==> flow/design.v <==
module mem_registradores(
  input         clk,
  input         w,
  input  [4:0]  dst1,
  input  [4:0]  src1,
  input  [4:0]  src2,
  output [31:0] v1,
  output [31:0] v2,
  input  [31:0] t1);
reg [31:0] memory [31:0];
assign v1 = memory[src1];
assign v2 = memory[src2];
always @(posedge clk) begin
  if (w) begin
    memory[dst1] <= t1;
  end
end
endmodule
module alu(
  input [31:0] v1,
  input [31:0] v2,
  input [4:0]  op,
  output [31:0] alu_out);
reg [31:0] alu_out_reg;
assign alu_out = alu_out_reg;
always @(v1, v2, op) begin
  case(op)
    0: alu_out_reg = v1 + v2;
    1: alu_out_reg = v1 - v2;
    2: alu_out_reg = v1 * v2;
    3: alu_out_reg = v1 << v2;
    4: alu_out_reg = v1 & v2;
    5: alu_out_reg = v1 | v2;
    default: alu_out_reg = 32'd0;
  endcase
end
endmodule
module inst_decoder(
  input [31:0] instruction,
  output b,  
  output w,  
  output [4:0] op,  
  output i,  
  output [4:0] imm,  
  output [4:0] dst1,  
  output [4:0] src1,  
  output [4:0] src2);  
  assign op   = instruction[31:27];
  assign b    = instruction[26];
  assign w    = instruction[25];
  assign i    = instruction[24];
  assign dst1 = instruction[23:19];
  assign src1 = instruction[18:14];
  assign src2 = instruction[13:9];
  assign imm  = instruction[8:4];
endmodule
module processor(
  input clk,
  input rst,
  input [31:0] instruction,
  output [31:0] instruction_addr);
  wire b, w, i;
  wire [4:0] op;
  wire [4:0] imm;
  wire [4:0] dst1;
  wire [4:0] src1;
  wire [4:0] src2;
  wire [31:0] alu_out;
  wire [31:0] t1;
  wire [31:0] v1;
  wire [31:0] v2;
  assign t1 = i ? alu_out : imm;
  reg [31:0] pc;
  assign instruction_addr = pc;
  always @(posedge clk) begin
    if (rst)
      pc <= 0;
    else if (b)
      pc <= pc + t1;
    else
      pc <= pc + 1;
  end
  mem_registradores R(
    clk,
    w,
    dst1,
    src1,
    src2,
    v1,
    v2,
    t1);
  alu A(
    v1,
    v2,
    op,
    alu_out);
  inst_decoder D(
    instruction, 
    b, 
    w, 
    op, 
    i, 
    imm, 
    dst1, 
    src1, 
    src2);
  endmodule
### Step by step through the tools: processor

The steps from the RTL of processor to its reports follow in flow order.
Lines are those of the file above, counted from 1.
Operators carry their Yosys type and port widths (W data, S select, Z words).
A cell with n/a has no value.

| inputs | value |
|---|---|
| design top | processor |
| clock port | clk |
| cell library | sky130hd |
| timing corner | tt_025C_1v80 |

### Word-level counts

Counts by Yosys on the flattened word-level netlist (proc, flatten, opt, wreduce; memories kept). Register bits leave out memories and registers merged into their read ports (data or address); mux counts leave out enables and synchronous resets folded into registers. Print and check cells are left out. Cells with the same type and inputs are merged into one.
Yosys's memory passes give these memory sizes; they may raise the number of words (mostly to a power of two), join words into wider ones and drop unused or constant bits.

| bit counts | value |
|---|---|
| bits in registers | 32 |
| bits in latches | 0 |
| RAM bits | 1024 |
| ROM bits | 0 |
| clocked read ports x word width | 0 |
| memory cells | 1 |
| bits of input ports | 34 |

Memory list:

| memory | depth | width | rd ports | write ports | line | RTL |
|---|---|---|---|---|---|---|
| R.memory | 32 | 32 | 2 | 1 | 10 | `reg [31:0] memory [31:0];` |

| operators by class | value |
|---|---|
| $add $sub $neg | 4 |
| $mul | 1 |
| div/mod/pow operators | 0 |
| $lt $le $gt $ge | 0 |
| eq/ne operators | 5 |
| shift operators | 1 |
| multiplexer cells | 6 |
| bitwise operators | 2 |
| reduce/logical cells | 1 |

Operator list:

| kind | count |
|---|---|
| $mul A32 B32 Y32 | 1 |
| $pmux W32 S6 | 1 |
| $mux W32 | 3 |
| $add A32 B32 Y32 | 2 |
| $add A32 B1 Y32 const B | 1 |
| $sub A32 B32 Y32 | 1 |
| $and A32 B32 Y32 | 1 |
| $or A32 B32 Y32 | 1 |
| $shl A32 B32 Y32 | 1 |
| $eq A5 B2 Y1 const B | 2 |
| $eq A5 B3 Y1 const B | 2 |
| $eq A5 B1 Y1 const B | 1 |
| $logic_not A5 Y1 | 1 |
| $mux W5 | 1 |
| $mux W1 | 1 |

### Longest topological paths

Yosys ltp: most cells in a row. Word level: on the elaborated netlist, between registers, memories and ports. Mapped: between sequential cells and ports; inverters and the memories' decode and read muxes count.

| depth | value |
|---|---|
| word-level depth | 5 |
| ABC_AREA | 0 |
| depth in mapped cells | 56 |
| gate-level depth less buffers | 45 |

### Synthesis result

Source: synth_stat.txt of the flow (Yosys; design flattened, memories mapped). It holds for the ABC_AREA given above (unset counts as 0); a run with the other value may have another netlist.
Totals and module areas in this step are rounded.

| synthesis totals | value |
|---|---|
| cell count | 5223 |
| cell area after synthesis | 0.07029 mm^2 |
| flip-flop cells | 1056 |

Cell types:

| cell type | count |
|---|---|
| sky130_fd_sc_hd__edfxtp_1 | 1024 |
| sky130_fd_sc_hd__mux4_2 | 478 |
| sky130_fd_sc_hd__fa_1 | 410 |
| sky130_fd_sc_hd__mux2i_1 | 283 |
| sky130_fd_sc_hd__ha_1 | 188 |
| sky130_fd_sc_hd__inv_1 | 527 |
| sky130_fd_sc_hd__nand2_1 | 424 |
| sky130_fd_sc_hd__nor2_1 | 348 |
| sky130_fd_sc_hd__xnor2_1 | 107 |
| sky130_fd_sc_hd__a22oi_1 | 103 |
| sky130_fd_sc_hd__a21oi_1 | 135 |
| sky130_fd_sc_hd__dfxtp_1 | 32 |
| sky130_fd_sc_hd__clkbuf_1 | 168 |
| sky130_fd_sc_hd__and2_1 | 93 |
| sky130_fd_sc_hd__mux2_2 | 47 |
| sky130_fd_sc_hd__o21ai_0 | 85 |
| sky130_fd_sc_hd__nor2b_1 | 62 |
| sky130_fd_sc_hd__nand3_1 | 75 |

Not listed: further types 62, cells in them 634.
By module: a second synthesis without flattening, with its own total; a netlist apart from the flattened one above.

| second synthesis, totals | value |
|---|---|
| cell total of the unflattened synthesis | 6198 |
| area (unflattened synthesis) | 0.07263 mm^2 |

Each row is one instance without its submodules.

By module:

| module | times used | cells | area (mm^2) | seq. area (mm^2) |
|---|---|---|---|---|
| mem_registradores | 1 | 3386 | 0.04879 | 0.03075 |
| alu | 1 | 2408 | 0.02063 | 0 |
| processor | 1 | 376 | 0.002997 | 0.0006406 |
| inst_decoder | 1 | 28 | 0.0002102 | 0 |

### Worst setup path after synthesis

OpenSTA on the mapped netlist: ideal clock, no wires. The path of least setup slack (recovery checks aside). Input and output delay are each 20% of the period. Register names are those of the netlist, which keeps one name where synthesis merged equal registers.

| timing path after synthesis | value |
|---|---|
| kind | input port to flip-flop |
| from | in instruction[11] |
| to | reg pc[31] |
| period | 12.5 ns |
| arrival time | 13.961 ns |
| slack | -1.589 ns |
| path delay | 11.589 ns |
| stages | 50 |
| buffers on the path | 7 |
| period reached after synthesis | 14.089 ns |

"path delay" is the arrival time less input delay plus setup time.
"stages" counts driving pins, that of a launching flip-flop among them; a cell with two outputs on the path counts twice.
"period reached after synthesis" is the clock period less the worst setup slack; recovery checks do not enter. This is arithmetic on one report: input and output delays are still those of the set period (20% each).
The rows between start and end are the longest chain of elaborated cells between them; the timing report does not say that the signal goes this way. Where chains are equally long, one stands for them.
Each line given opens the expression or statement behind the cell; cells for indexed reads and writes are added by Yosys, which also makes memories of some case tables.
A memory read counts as a cell of the chain, while the word-level depth stops at memories.
A register here has more assigning lines than the two given.

| on the way, after synthesis | value |
|---|---|
| cell sequence | sky130_fd_sc_hd__buf_2 > sky130_fd_sc_hd__buf_2 > sky130_fd_sc_hd__clkbuf_1 > sky130_fd_sc_hd__buf_1 > sky130_fd_sc_hd__mux4_2 > sky130_fd_sc_hd__mux2i_1 > sky130_fd_sc_hd__nor2_1 > sky130_fd_sc_hd__a211o_1 > sky130_fd_sc_hd__clkbuf_1 > sky130_fd_sc_hd__inv_1 > sky130_fd_sc_hd__clkbuf_1 > sky130_fd_sc_hd__buf_1 > sky130_fd_sc_hd__nor2_1 > sky130_fd_sc_hd__fa_1 > sky130_fd_sc_hd__inv_1 > sky130_fd_sc_hd__fa_1 > sky130_fd_sc_hd__inv_1 > sky130_fd_sc_hd__fa_1 > [14 not listed] > sky130_fd_sc_hd__o21bai_1 > sky130_fd_sc_hd__a21oi_1 > sky130_fd_sc_hd__o21bai_1 > sky130_fd_sc_hd__a21oi_1 > sky130_fd_sc_hd__mux2i_1 > sky130_fd_sc_hd__a21oi_1 > sky130_fd_sc_hd__and2_1 > sky130_fd_sc_hd__ha_1 > sky130_fd_sc_hd__nor2b_1 > sky130_fd_sc_hd__o21ai_0 > sky130_fd_sc_hd__nand2b_1 > sky130_fd_sc_hd__nor2_1 > sky130_fd_sc_hd__o21ai_0 > sky130_fd_sc_hd__a21o_1 > sky130_fd_sc_hd__a21oi_1 > sky130_fd_sc_hd__xnor2_1 > sky130_fd_sc_hd__xnor2_1 > sky130_fd_sc_hd__nor2_1 |
| length of the longest elaborated chain | 6 |

RTL lines, path after synthesis:

| what | line | RTL |
|---|---|---|
| start: declaration | 60 | `input [31:0] instruction,` |
| $mem_v2 Z32 W32 | 10 | `reg [31:0] memory [31:0];` |
| $mul A32 B32 Y32 | 30 | `2: alu_out_reg = v1 * v2;` |
| $pmux W32 S6 | 27 | `case(op)` |
| $mux W32 | 72 | `assign t1 = i ? alu_out : imm;` |
| $add A32 B32 Y32 | 79 | `pc <= pc + t1;` |
| $mux W32 | 78 | `else if (b)` |
| end: assignment | 79 |  |
| end: assignment | 81 | `pc <= pc + 1;` |
| end: declaration | 73 | `reg [31:0] pc;` |

### Worst path after layout

From the final timing report of flow run A: the path of least setup slack in the routed layout; clock arrival at registers is part of the times.

| timing path after layout | value |
|---|---|
| kind | input port to flip-flop |
| from | in instruction[10] |
| to | mem R.memory[3][31] |
| period | 12.3 ns |
| arrival time | 12.53 ns |
| slack | 0.18 ns |
| stages | 38 |
| buffers on the path | 9 |

The rows between start and end are the longest chain of elaborated cells between them; the timing report does not say that the signal goes this way. Where chains are equally long, one stands for them.
A memory read counts as a cell of the chain, while the word-level depth stops at memories.

| on the way, after layout | value |
|---|---|
| cell sequence | sky130_fd_sc_hd__buf_8 > sky130_fd_sc_hd__buf_6 > sky130_fd_sc_hd__buf_12 > sky130_fd_sc_hd__buf_16 > sky130_fd_sc_hd__mux4_2 > sky130_fd_sc_hd__mux4_2 > sky130_fd_sc_hd__mux2i_1 > sky130_fd_sc_hd__buf_4 > sky130_fd_sc_hd__inv_1 > sky130_fd_sc_hd__and2_1 > sky130_fd_sc_hd__fa_1 > sky130_fd_sc_hd__fa_1 > sky130_fd_sc_hd__inv_1 > sky130_fd_sc_hd__fa_1 > sky130_fd_sc_hd__inv_1 > sky130_fd_sc_hd__fa_1 > sky130_fd_sc_hd__inv_1 > sky130_fd_sc_hd__fa_1 > [2 not listed] > sky130_fd_sc_hd__fa_1 > sky130_fd_sc_hd__fa_1 > sky130_fd_sc_hd__xnor2_1 > sky130_fd_sc_hd__xnor2_1 > sky130_fd_sc_hd__xnor2_1 > sky130_fd_sc_hd__xnor2_1 > sky130_fd_sc_hd__xnor2_1 > sky130_fd_sc_hd__xnor2_1 > sky130_fd_sc_hd__buf_4 > sky130_fd_sc_hd__xnor2_1 > sky130_fd_sc_hd__xnor3_1 > sky130_fd_sc_hd__xnor3_1 > sky130_fd_sc_hd__xnor2_1 > sky130_fd_sc_hd__buf_4 > sky130_fd_sc_hd__a221oi_1 > sky130_fd_sc_hd__buf_4 > sky130_fd_sc_hd__nor2_2 > sky130_fd_sc_hd__buf_12 |
| length of the longest elaborated chain | 5 |

RTL lines, path after layout:

| what | line | RTL |
|---|---|---|
| start: declaration | 60 | `input [31:0] instruction,` |
| $mem_v2 Z32 W32 | 10 | `reg [31:0] memory [31:0];` |
| $mul A32 B32 Y32 | 30 | `2: alu_out_reg = v1 * v2;` |
| $pmux W32 S6 | 27 | `case(op)` |
| $mux W32 | 72 | `assign t1 = i ? alu_out : imm;` |
| $mux W32 | 14 | `if (w) begin` |
| end: declaration | 10 |  |

## Implementation results

Below are 3 stored runs of the flow (Yosys, OpenROAD; platform sky130hd) on processor, each with its settings and what was measured, unordered. Constraints: input delay and output delay 20% of the set period each, output load 0.01 pF.
Measured values are rounded.

#### Flow run A

| setting | value |
|---|---|
| CORE_UTILIZATION | `40` |
| PLACE_DENSITY | `0.6` |
| SETUP_SLACK_MARGIN | `-0.1` |
| period_ns | `12.3` |
| CAP_MARGIN | `20` |
| CORE_MARGIN | `2` |
| SLEW_MARGIN | `20` |

| result | value |
|---|---|
| post-route worst hold slack | 0.620 ns |
| smallest setup slack | 0.182 ns |
| die outline area | 0.1791 mm^2 |
| post-layout utilization | 0.482 |
| mapped cell area after synthesis | 0.07029 mm^2 |

#### Flow run B

| setting | value |
|---|---|
| CAP_MARGIN | `0` |
| CELL_PAD_IN_SITES_DETAIL_PLACEMENT | `1` |
| CORE_MARGIN | `10` |
| CORE_UTILIZATION | `23` |
| CTS_CLUSTER_SIZE | `36` |
| GPL_ROUTABILITY_DRIVEN | `1` |
| MAX_ROUTING_LAYER | `met5` |
| PLACE_DENSITY | `0.53` |
| SETUP_SLACK_MARGIN | `1.05` |
| SLEW_MARGIN | `10` |
| period_ns | `6.88` |

| result | value |
|---|---|
| post-layout utilization | 0.305 |
| post-route worst hold slack | 0.655 ns |
| smallest setup slack | -3.787 ns |
| mapped cell area after synthesis | 0.07029 mm^2 |
| die outline area | 0.3281 mm^2 |

#### Flow run C

| setting | value |
|---|---|
| CAP_MARGIN | `25` |
| CELL_PAD_IN_SITES_DETAIL_PLACEMENT | `2` |
| CELL_PAD_IN_SITES_GLOBAL_PLACEMENT | `3` |
| CORE_ASPECT_RATIO | `1.1` |
| CORE_MARGIN | `9` |
| CORE_UTILIZATION | `51` |
| CTS_CLUSTER_SIZE | `44` |
| GPL_TIMING_DRIVEN | `0` |
| MAX_ROUTING_LAYER | `met4` |
| PLACE_DENSITY_LB_ADDON | `0.03` |
| period_ns | `8.92` |
| SLEW_MARGIN | `20` |

No final report: clock tree synthesis broke off with DPL-0033.
